==> flow/design.v <==
`timescale 1ns / 1ps
module gauss1d #(
    parameter DATA_WIDTH = 14
)(
    input wire clk,
    input wire rst_n,
    input wire in_window_valid,
    input wire [DATA_WIDTH*5-1:0] in_window_value,
    output reg [4+DATA_WIDTH-1:0] out_event_value,
    output reg out_event_valid
    );
always @(posedge clk or negedge rst_n) begin
    if(~rst_n) begin
        out_event_value <= 0;
        out_event_valid <= 0;
    end
    else begin
        if(in_window_valid == 1) begin
            out_event_value <= in_window_value[DATA_WIDTH*0+DATA_WIDTH-1:DATA_WIDTH*0] + 4*in_window_value[DATA_WIDTH*1+DATA_WIDTH-1:DATA_WIDTH*1] + 6*in_window_value[DATA_WIDTH*2+DATA_WIDTH-1:DATA_WIDTH*2] + 4*in_window_value[DATA_WIDTH*3+DATA_WIDTH-1:DATA_WIDTH*3] + in_window_value[DATA_WIDTH*4+DATA_WIDTH-1:DATA_WIDTH*4];
            out_event_valid <= 1;
        end
        else begin
            out_event_value <= 0;
            out_event_valid <= 0;
        end
    end
end
endmodule
`timescale 1ns / 1ps
module gauss5 #(
    parameter DATA_WIDTH = 14
)(
    input wire clk,
    input wire rst_n,
    input wire [DATA_WIDTH*5*5-1:0] in_window_value,
    input wire in_window_valid,
    input wire [15:0] in_window_addr,
    input wire ready_for_new_event,      
    output reg [8+DATA_WIDTH-1:0] out_event_value,
    output reg out_event_valid,
    output reg [15:0] out_event_addr,
    output wire window_req               
    );
assign window_req = ready_for_new_event;
wire out_event_valid_0;
wire [DATA_WIDTH+4-1:0] out_event_value_0;
gauss1d #(
    .DATA_WIDTH(DATA_WIDTH)
) gauss1d_inst_0 (
    .clk(clk),
    .rst_n(rst_n),
    .in_window_valid(in_window_valid),
    .in_window_value(in_window_value[DATA_WIDTH*5*1-1:DATA_WIDTH*5*0]),
    .out_event_value(out_event_value_0),
    .out_event_valid(out_event_valid_0)
    );
wire out_event_valid_1;
wire [DATA_WIDTH+4-1:0] out_event_value_1;
gauss1d #(
    .DATA_WIDTH(DATA_WIDTH)
) gauss1d_inst_1 (
    .clk(clk),
    .rst_n(rst_n),
    .in_window_valid(in_window_valid),
    .in_window_value(in_window_value[DATA_WIDTH*5*2-1:DATA_WIDTH*5*1]),
    .out_event_value(out_event_value_1),
    .out_event_valid(out_event_valid_1)
    );
wire out_event_valid_2;
wire [DATA_WIDTH+4-1:0] out_event_value_2;
gauss1d #(
    .DATA_WIDTH(DATA_WIDTH)
) gauss1d_inst_2 (
    .clk(clk),
    .rst_n(rst_n),
    .in_window_valid(in_window_valid),
    .in_window_value(in_window_value[DATA_WIDTH*5*3-1:DATA_WIDTH*5*2]),
    .out_event_value(out_event_value_2),
    .out_event_valid(out_event_valid_2)
    );
wire out_event_valid_3;
wire [DATA_WIDTH+4-1:0] out_event_value_3;
gauss1d #(
    .DATA_WIDTH(DATA_WIDTH)
) gauss1d_inst_3 (
    .clk(clk),
    .rst_n(rst_n),
    .in_window_valid(in_window_valid),
    .in_window_value(in_window_value[DATA_WIDTH*5*4-1:DATA_WIDTH*5*3]),
    .out_event_value(out_event_value_3),
    .out_event_valid(out_event_valid_3)
    );
wire out_event_valid_4;
wire [DATA_WIDTH+4-1:0] out_event_value_4;
gauss1d #(
    .DATA_WIDTH(DATA_WIDTH)
) gauss1d_inst_4 (
    .clk(clk),
    .rst_n(rst_n),
    .in_window_valid(in_window_valid),
    .in_window_value(in_window_value[DATA_WIDTH*5*5-1:DATA_WIDTH*5*4]),
    .out_event_value(out_event_value_4),
    .out_event_valid(out_event_valid_4)
    );
always @(posedge clk or negedge rst_n) begin
    if(~rst_n) begin
        out_event_value <= 0;
        out_event_valid <= 0;
        out_event_addr <= 0;
    end
    else begin
        if(out_event_valid_0 == 1 && out_event_valid_1 == 1 && out_event_valid_2 == 1 && out_event_valid_3 == 1 && out_event_valid_4 == 1) begin
            out_event_value <= out_event_value_0 + 4*out_event_value_1 + 6*out_event_value_2 + 4*out_event_value_3 + out_event_value_4;
            out_event_valid <= 1;
            out_event_addr <= in_window_addr;
        end
        else begin
            out_event_value <= 0;
            out_event_valid <= 0;
            out_event_addr <= 0;
        end
    end
end
endmodule
`timescale 1ns / 1ps
module harrisres #(
    parameter DATA_WIDTH = 23
)(
    input wire clk,
    input wire rst_n,
    input wire [DATA_WIDTH-2:0] in_event_value_xx,
    input wire [DATA_WIDTH-1:0] in_event_value_xy,
    input wire [DATA_WIDTH-2:0] in_event_value_yy,
    input wire in_event_valid_xx,
    input wire in_event_valid_xy,
    input wire in_event_valid_yy,
    input wire [15:0] in_event_addr_xx,
    input wire [15:0] in_event_addr_xy,
    input wire [15:0] in_event_addr_yy,
    input wire ready_for_new_event,      
    output reg [DATA_WIDTH+22:0] out_event_value,
    output reg out_event_valid,
    output reg [15:0] out_event_addr,
    output wire event_req                
    );
assign event_req = ready_for_new_event;
always @(posedge clk or negedge rst_n) begin
    if(~rst_n) begin
        out_event_value <= 0;
        out_event_valid <= 0;
        out_event_addr <= 0;
    end
    else begin
        if(in_event_valid_xx == 1 && in_event_valid_xy == 1 && in_event_valid_yy == 1 && in_event_addr_xx == in_event_addr_xy && in_event_addr_xx == in_event_addr_yy) begin
            out_event_value <= 25 * in_event_value_xx * in_event_value_yy - 25 * in_event_value_xy * in_event_value_xy - (in_event_value_xx + in_event_value_yy) * (in_event_value_xx + in_event_value_yy);
            out_event_valid <= 1;
            out_event_addr <= in_event_addr_xx;
        end
        else begin
            out_event_value <= 0;
            out_event_valid <= 0;
            out_event_addr <= 0;
        end
    end
end
endmodule
`timescale 1ns / 1ps
module harris_response (
    input  wire         clk,
    input  wire         rst_n,
    input  wire [349:0] in_window_value_xx,
    input  wire [374:0] in_window_value_xy,
    input  wire [349:0] in_window_value_yy,
    input  wire         in_window_valid,
    input  wire [15:0]  in_window_addr,
    input  wire         ready_for_new_event,
    output wire [45:0]  out_event_value,
    output wire         out_event_valid,
    output wire [15:0]  out_event_addr,
    output wire         window_req
    );
wire [15:0] addr_xx, addr_xy, addr_yy;
wire [21:0] value_xx, value_yy;
wire [22:0] value_xy;
wire valid_xx, valid_xy, valid_yy;
wire req_xx, req_xy, req_yy;
wire event_req;
assign window_req = req_xx & req_xy & req_yy;
gauss5 #(.DATA_WIDTH(14)) gauss5_inst_xx (
    .clk(clk), .rst_n(rst_n),
    .in_window_value(in_window_value_xx), .in_window_valid(in_window_valid),
    .in_window_addr(in_window_addr), .ready_for_new_event(event_req),
    .out_event_valid(valid_xx), .out_event_addr(addr_xx),
    .out_event_value(value_xx), .window_req(req_xx));
gauss5 #(.DATA_WIDTH(15)) gauss5_inst_xy (
    .clk(clk), .rst_n(rst_n),
    .in_window_value(in_window_value_xy), .in_window_valid(in_window_valid),
    .in_window_addr(in_window_addr), .ready_for_new_event(event_req),
    .out_event_valid(valid_xy), .out_event_addr(addr_xy),
    .out_event_value(value_xy), .window_req(req_xy));
gauss5 #(.DATA_WIDTH(14)) gauss5_inst_yy (
    .clk(clk), .rst_n(rst_n),
    .in_window_value(in_window_value_yy), .in_window_valid(in_window_valid),
    .in_window_addr(in_window_addr), .ready_for_new_event(event_req),
    .out_event_valid(valid_yy), .out_event_addr(addr_yy),
    .out_event_value(value_yy), .window_req(req_yy));
harrisres #(.DATA_WIDTH(23)) harrisres_inst (
    .clk(clk), .rst_n(rst_n),
    .in_event_value_xx(value_xx), .in_event_value_yy(value_yy),
    .in_event_value_xy(value_xy),
    .in_event_valid_xx(valid_xx), .in_event_valid_yy(valid_yy),
    .in_event_valid_xy(valid_xy),
    .in_event_addr_xx(addr_xx), .in_event_addr_yy(addr_yy),
    .in_event_addr_xy(addr_xy),
    .ready_for_new_event(ready_for_new_event),
    .out_event_valid(out_event_valid), .out_event_addr(out_event_addr),
    .out_event_value(out_event_value), .event_req(event_req));
endmodule
Tool chain data of harris_response. Tool output for the design above, in the order of the flow. Line numbers count from 1 in the design file above. Not given: --

Top module: harris_response. Clock port: clk. Library: sky130hd. Timing corner: tt_025C_1v80.

Word-level counts. Source: Yosys, flattened and elaborated, memories not mapped. Widths are those after wreduce; folded enables and synchronous resets count as part of the registers. Registers that Yosys merges into a memory's read port (data or address) are not register bits. Print and check cells do not count. Equal cells are merged and count once.

The figure for add/sub/neg operators is 75. For multiply operators the number is 23. The figure for muxes and demuxes is 24.

Operators with widths (number): 46-bit by 46-bit multiplier with 46-bit output (1); 46-bit by 23-bit multiplier with 46-bit output (1); 46-bit by 22-bit multiplier with 46-bit output (1); 2-bit by 14-bit multiplier with 16-bit output (first input constant) (10); 17-bit by 17-bit adder with 18-bit output (10); 18-bit by 14-bit adder with 18-bit output (10); 18-bit by 16-bit adder with 18-bit output (10); 18-bit two-way mux (10); 14-bit by 16-bit adder with 17-bit output (10); 2-bit by 15-bit multiplier with 17-bit output (first input constant) (5); 5-bit by 23-bit multiplier with 28-bit output (first input constant) (1); 5-bit by 22-bit multiplier with 27-bit output (first input constant) (1); 18-bit by 18-bit adder with 19-bit output (5); 19-bit by 15-bit adder with 19-bit output (5); 19-bit by 17-bit adder with 19-bit output (5); 19-bit two-way mux (5); 46-bit subtractor (2); 15-bit by 17-bit adder with 18-bit output (5); 2-bit by 18-bit multiplier with 20-bit output (first input constant) (2); 46-bit two-way mux (1); 22-bit by 18-bit adder with 22-bit output (2); 22-bit by 20-bit adder with 22-bit output (2); 22-bit adder (2); 22-bit two-way mux (2); 18-bit by 20-bit adder with 21-bit output (2); 2-bit by 19-bit multiplier with 21-bit output (first input constant) (1); 16-bit two-way mux (2); 22-bit by 22-bit adder with 23-bit output (1).

Other operator kinds: 6; their cells: 8.

For flip-flop bits (word level) the number is 423. For bits of input ports the number is 1095. For output and inout port bits the number is 64. The figure for cells after elaboration is 146.

Longest topological paths. Yosys ltp: most cells in a row. Word level: on the elaborated netlist, between registers, memories and ports. Mapped: between sequential cells and ports; inverters and the memories' decode and read muxes count.

Depth after elaboration: 5. The entry for ABC_AREA reads 0. For gate-level depth with buffers the number is 46. For mapped depth without buffers the number is 45.

Netlist. Yosys stat after the flow's synthesis: flattened, memories mapped to cells. It holds for the ABC_AREA given above (unset counts as 0); a run with the other value may have another netlist.

For mapped cells the number is 12164. Mapped area: 0.1149565 mm^2. Under area of sequential cells stands 0.0105852 mm^2. Under flip-flops stands 423. The entry for buffer cells reads 310.

Cells by type: sky130_fd_sc_hd__fa_1 (number 2413, total area 4.83E+04 um^2); sky130_fd_sc_hd__ha_1 (number 1311, total area 1.64E+04 um^2); sky130_fd_sc_hd__inv_1 (number 3224, total area 1.21E+04 um^2); sky130_fd_sc_hd__dfrtp_1 (number 423, total area 1.06E+04 um^2); sky130_fd_sc_hd__and2_1 (number 732, total area 4.58E+03 um^2); sky130_fd_sc_hd__xnor2_1 (number 454, total area 3.98E+03 um^2); sky130_fd_sc_hd__nand2_1 (number 1014, total area 3806.15 um^2); sky130_fd_sc_hd__a21oi_1 (number 497, total area 2.49E+03 um^2); sky130_fd_sc_hd__o21bai_1 (number 255, total area 1.91E+03 um^2); sky130_fd_sc_hd__nor2_1 (number 378, total area 1.42E+03 um^2); sky130_fd_sc_hd__a21o_1 (number 174, total area 1.31E+03 um^2); sky130_fd_sc_hd__clkbuf_1 (number 304, total area 1.14E+03 um^2); sky130_fd_sc_hd__xor2_1 (number 115, total area 1.01E+03 um^2); sky130_fd_sc_hd__o21ai_0 (number 138, total area 690.662 um^2); sky130_fd_sc_hd__nand3_1 (number 71, total area 355.341 um^2); sky130_fd_sc_hd__nor3_1 (number 70, total area 350.336 um^2); sky130_fd_sc_hd__nor2b_1 (number 53, total area 331.568 um^2); sky130_fd_sc_hd__a2111o_1 (number 29, total area 326.563 um^2).

Other cell types: 56; their cells: 509. The figures by module come from a second, unflattened synthesis with its own total; it is not the netlist above.

Cells (unflattened synthesis): 13234. Under area total of the unflattened synthesis stands 0.121728 mm^2.

Each row is one instance without its submodules.

By module: harrisres (DATA_WIDTH=23) (instances 1, cells 6770, area 0.0620232 mm^2, sequential area 0.0015765 mm^2); gauss1d (DATA_WIDTH=14) (instances 10, cells 331, area 0.0030141 mm^2, sequential area 0.0004755 mm^2); gauss1d (DATA_WIDTH=15) (instances 5, cells 354, area 0.0032631 mm^2, sequential area 0.0005005 mm^2); gauss5 (DATA_WIDTH=14) (instances 2, cells 441, area 0.0042541 mm^2, sequential area 0.0009759 mm^2); gauss5 (DATA_WIDTH=15) (instances 1, cells 501, area 0.0047333 mm^2, sequential area 0.001001 mm^2); harris_response (instances 1, cells 1, area 0.0000063 mm^2, sequential area 0 mm^2).

Timing after synthesis. Source: OpenSTA report_checks on the synthesized netlist (no wires, ideal clock, input and output delay 20% of the period each), path of least setup slack; recovery checks are left aside. Register names are those of the netlist, which keeps one name where synthesis merged equal registers.

Kind: reg-to-reg. Start point: register gauss5_inst_xy.out_event_value[1]. End point: register harrisres_inst.out_event_value[45]. The entry for period reads 13.0 ns. The entry for library setup time reads 0.119 ns. Under launch time at the first pin stands 0.000 ns. The entry for arrival reads 11.711 ns. The entry for data required time reads 12.881 ns. Path slack: 1.170 ns. Under path delay stands 11.830 ns. The entry for stages reads 44. The figure for path buffers is 3. For synthesis period reached the number is 11.83 ns.

"path delay" = arrival - input delay + setup time. "stages" counts driving pins, that of a launching flip-flop among them; a cell with two outputs on the path counts twice. "synthesis period reached" = period - worst setup slack (recovery checks aside). The figure is calculated, with input and output delays left at 20% of the set period. Between the ends stands the longest chain of elaborated cells between them, by number of cells; it is not shown to be the way that was timed. Of several equally long chains one is given. A line is the first line of the expression or statement that the cell stems from. Yosys adds cells for indexed reads and writes and turns some case tables into memories. A register here has more assigning lines than the two given.

Path through: sky130_fd_sc_hd__dfrtp_1 > sky130_fd_sc_hd__clkbuf_1 > sky130_fd_sc_hd__clkinv_1 > sky130_fd_sc_hd__clkbuf_1 > sky130_fd_sc_hd__ha_1 > sky130_fd_sc_hd__ha_1 > sky130_fd_sc_hd__ha_1 > sky130_fd_sc_hd__fa_1 > sky130_fd_sc_hd__a21o_1 > sky130_fd_sc_hd__a31oi_1 > sky130_fd_sc_hd__o31ai_1 > sky130_fd_sc_hd__a21oi_1 > sky130_fd_sc_hd__a21oi_1 > sky130_fd_sc_hd__a21o_1 > sky130_fd_sc_hd__a21oi_1 > sky130_fd_sc_hd__xnor2_1 > sky130_fd_sc_hd__clkbuf_1 > sky130_fd_sc_hd__and2_1 > (+8 left out) > sky130_fd_sc_hd__fa_1 > sky130_fd_sc_hd__inv_1 > sky130_fd_sc_hd__fa_1 > sky130_fd_sc_hd__fa_1 > sky130_fd_sc_hd__fa_1 > sky130_fd_sc_hd__fa_1 > sky130_fd_sc_hd__fa_1 > sky130_fd_sc_hd__ha_1 > sky130_fd_sc_hd__nand4_1 > sky130_fd_sc_hd__or2_2 > sky130_fd_sc_hd__o311a_1 > sky130_fd_sc_hd__a211oi_1 > sky130_fd_sc_hd__o211ai_1 > sky130_fd_sc_hd__nand2_1 > sky130_fd_sc_hd__a211oi_1 > sky130_fd_sc_hd__xnor3_1 > sky130_fd_sc_hd__xnor3_1 > sky130_fd_sc_hd__and2_1. For length of the longest elaborated chain the number is 5. Elaborated cells between the ends (all ways): 5. For source lines of those cells the number is 2. Those cells by class: add/sub: 2; mul: 2; mux: 1.

Ends and longest elaborated chain, post-synthesis: start, declared (RTL line 39) `output reg [8+DATA_WIDTH-1:0] out_event_value,`; start, assigned (RTL line 107) `out_event_value <= 0;`; start, assigned (RTL line 113) `out_event_value <= out_event_value_0 + 4*out_event_value_1 + 6*out_event_value_2 + 4*out_event_value_3 + out_e ...`; 5-bit by 23-bit multiplier with 28-bit output (RTL line 155) `out_event_value <= 25 * in_event_value_xx * in_event_value_yy - 25 * in_event_value_xy * in_event_value_xy - ( ...`; 46-bit by 23-bit multiplier with 46-bit output (RTL line 155); 46-bit subtractor x2 (RTL line 155); 46-bit two-way mux (RTL line 154) `if(in_event_valid_xx == 1 && in_event_valid_xy == 1 && in_event_valid_yy == 1 && in_event_addr_xx == in_event_ ...`; end, assigned (RTL line 149) `out_event_value <= 0;`; end, assigned (RTL line 155); end, declared (RTL line 141) `output reg [DATA_WIDTH+22:0] out_event_value,`.

Path in the finished layout. Path of least setup slack in the final report of entry A (OpenROAD, finished layout, wires in). Where an end is a register, its clock arrival counts in the times.

Kind: reg-to-reg. Start point: register gauss5_inst_xy.out_event_value[4]. End point: register harrisres_inst.out_event_value[45]. The entry for period reads 9.05 ns. The entry for library setup time reads 0.11 ns. Under launch time at the first pin stands 0.71 ns. The entry for arrival reads 12.20 ns. The entry for data required time reads 9.68 ns. Path slack: -2.52 ns. The entry for stages reads 45. The figure for path buffers is 5.

Between the ends stands the longest chain of elaborated cells between them, by number of cells; it is not shown to be the way that was timed. Of several equally long chains one is given. A register here has more assigning lines than the two given.

Path through: sky130_fd_sc_hd__dfrtp_1 > sky130_fd_sc_hd__ha_1 > sky130_fd_sc_hd__ha_1 > sky130_fd_sc_hd__inv_2 > sky130_fd_sc_hd__fa_1 > sky130_fd_sc_hd__inv_1 > sky130_fd_sc_hd__ha_2 > sky130_fd_sc_hd__a2111o_1 > sky130_fd_sc_hd__a31oi_4 > sky130_fd_sc_hd__o31ai_4 > sky130_fd_sc_hd__a21oi_2 > sky130_fd_sc_hd__buf_6 > sky130_fd_sc_hd__a21oi_4 > sky130_fd_sc_hd__a21o_1 > sky130_fd_sc_hd__a21oi_2 > sky130_fd_sc_hd__xnor2_2 > sky130_fd_sc_hd__buf_4 > sky130_fd_sc_hd__nand2_1 > (+9 left out) > sky130_fd_sc_hd__fa_1 > sky130_fd_sc_hd__fa_1 > sky130_fd_sc_hd__fa_1 > sky130_fd_sc_hd__ha_4 > sky130_fd_sc_hd__nand4_1 > sky130_fd_sc_hd__buf_4 > sky130_fd_sc_hd__nor2_2 > sky130_fd_sc_hd__buf_4 > sky130_fd_sc_hd__nand2_1 > sky130_fd_sc_hd__a21o_4 > sky130_fd_sc_hd__a211oi_4 > sky130_fd_sc_hd__o211ai_1 > sky130_fd_sc_hd__buf_4 > sky130_fd_sc_hd__nand2_2 > sky130_fd_sc_hd__a211oi_2 > sky130_fd_sc_hd__xnor3_1 > sky130_fd_sc_hd__xnor3_1 > sky130_fd_sc_hd__and2_1. For length of the longest elaborated chain the number is 5. Elaborated cells between the ends (all ways): 5. For source lines of those cells the number is 2. Those cells by class: add/sub: 2; mul: 2; mux: 1.

Ends and longest elaborated chain, post-layout: start, declared (RTL line 39) `output reg [8+DATA_WIDTH-1:0] out_event_value,`; start, assigned (RTL line 107) `out_event_value <= 0;`; start, assigned (RTL line 113) `out_event_value <= out_event_value_0 + 4*out_event_value_1 + 6*out_event_value_2 + 4*out_event_value_3 + out_e ...`; 5-bit by 23-bit multiplier with 28-bit output (RTL line 155) `out_event_value <= 25 * in_event_value_xx * in_event_value_yy - 25 * in_event_value_xy * in_event_value_xy - ( ...`; 46-bit by 23-bit multiplier with 46-bit output (RTL line 155); 46-bit subtractor x2 (RTL line 155); 46-bit two-way mux (RTL line 154) `if(in_event_valid_xx == 1 && in_event_valid_xy == 1 && in_event_valid_yy == 1 && in_event_addr_xx == in_event_ ...`; end, assigned (RTL line 149) `out_event_value <= 0;`; end, assigned (RTL line 155); end, declared (RTL line 141) `output reg [DATA_WIDTH+22:0] out_event_value,`.

Wiki page: harris_response / flow data

harris_response through Yosys and OpenROAD on sky130hd: 3 stored runs, unordered, with their settings and measured results. The constraints put input and output delay at 20% of the set period each and load the outputs with 0.01 pF. "clock period achieved" = clock period - worst setup slack. The figure is calculated, with input and output delays left at 20% of the set period. "worst path time" means the part of the period allowed to the worst setup path (the constraints hold back 20% at inputs and 20% at outputs) less its slack; where the path has registers, the arrival times of their clocks count too.

Entry A has these settings: CORE_MARGIN 6; CORE_UTILIZATION 30; PLACE_DENSITY 0.7; SETUP_SLACK_MARGIN -0.84; TNS_END_PERCENT 45; period_ns 9.05; CAP_MARGIN 20; SLEW_MARGIN 20. The die footprint is 0.398186 mm^2. The mapped cell area after synthesis stands at 0.1149565 mm^2. The worst hold slack in the final report stands at 0.453 ns. The clock period achieved is 11.571 ns. The worst path time reads 11.57 ns. Worst path kind: reg-to-reg. The measured utilization is 0.374. The area of the standard cells in the finished layout comes to 0.142138 mm^2. The post-route setup TNS stands at -63.964 ns. The setup slack of the worst path reads -2.521 ns.

Entry B has these settings: ABC_AREA 1; CAP_MARGIN 0; CORE_ASPECT_RATIO 1.07; CORE_MARGIN 7; CORE_UTILIZATION 26; CTS_CLUSTER_DIAMETER 32; GPL_ROUTABILITY_DRIVEN 0; MAX_ROUTING_LAYER met4; SETUP_SLACK_MARGIN -0.46; period_ns 20.0; SLEW_MARGIN 20. The die footprint is 0.463912 mm^2. The mapped cell area after synthesis stands at 0.1157072 mm^2. The worst hold slack in the final report stands at 0.429 ns. The clock period achieved is 13.058 ns. The worst path time reads 13.06 ns. Worst path kind: reg-to-reg. The measured utilization is 0.315. The area of the standard cells in the finished layout comes to 0.139774 mm^2. The post-route setup TNS stands at 0.000 ns. The setup slack of the worst path reads 6.942 ns.

Entry C has these settings: ABC_AREA 1; CAP_MARGIN 25; CELL_PAD_IN_SITES_GLOBAL_PLACEMENT 3; CORE_MARGIN 8; CORE_UTILIZATION 45; CTS_CLUSTER_DIAMETER 350; GPL_ROUTABILITY_DRIVEN 1; GPL_TIMING_DRIVEN 1; MAX_ROUTING_LAYER met4; period_ns 10.7; SLEW_MARGIN 20. The die footprint is 0.273607 mm^2. The mapped cell area after synthesis stands at 0.1157072 mm^2. The worst hold slack in the final report stands at 0.451 ns. The clock period achieved is 10.664 ns. The worst path time reads 10.66 ns. Worst path kind: reg-to-reg. The measured utilization is 0.551. The area of the standard cells in the finished layout comes to 0.141104 mm^2. The post-route setup TNS stands at 0.000 ns. The setup slack of the worst path reads 0.036 ns.
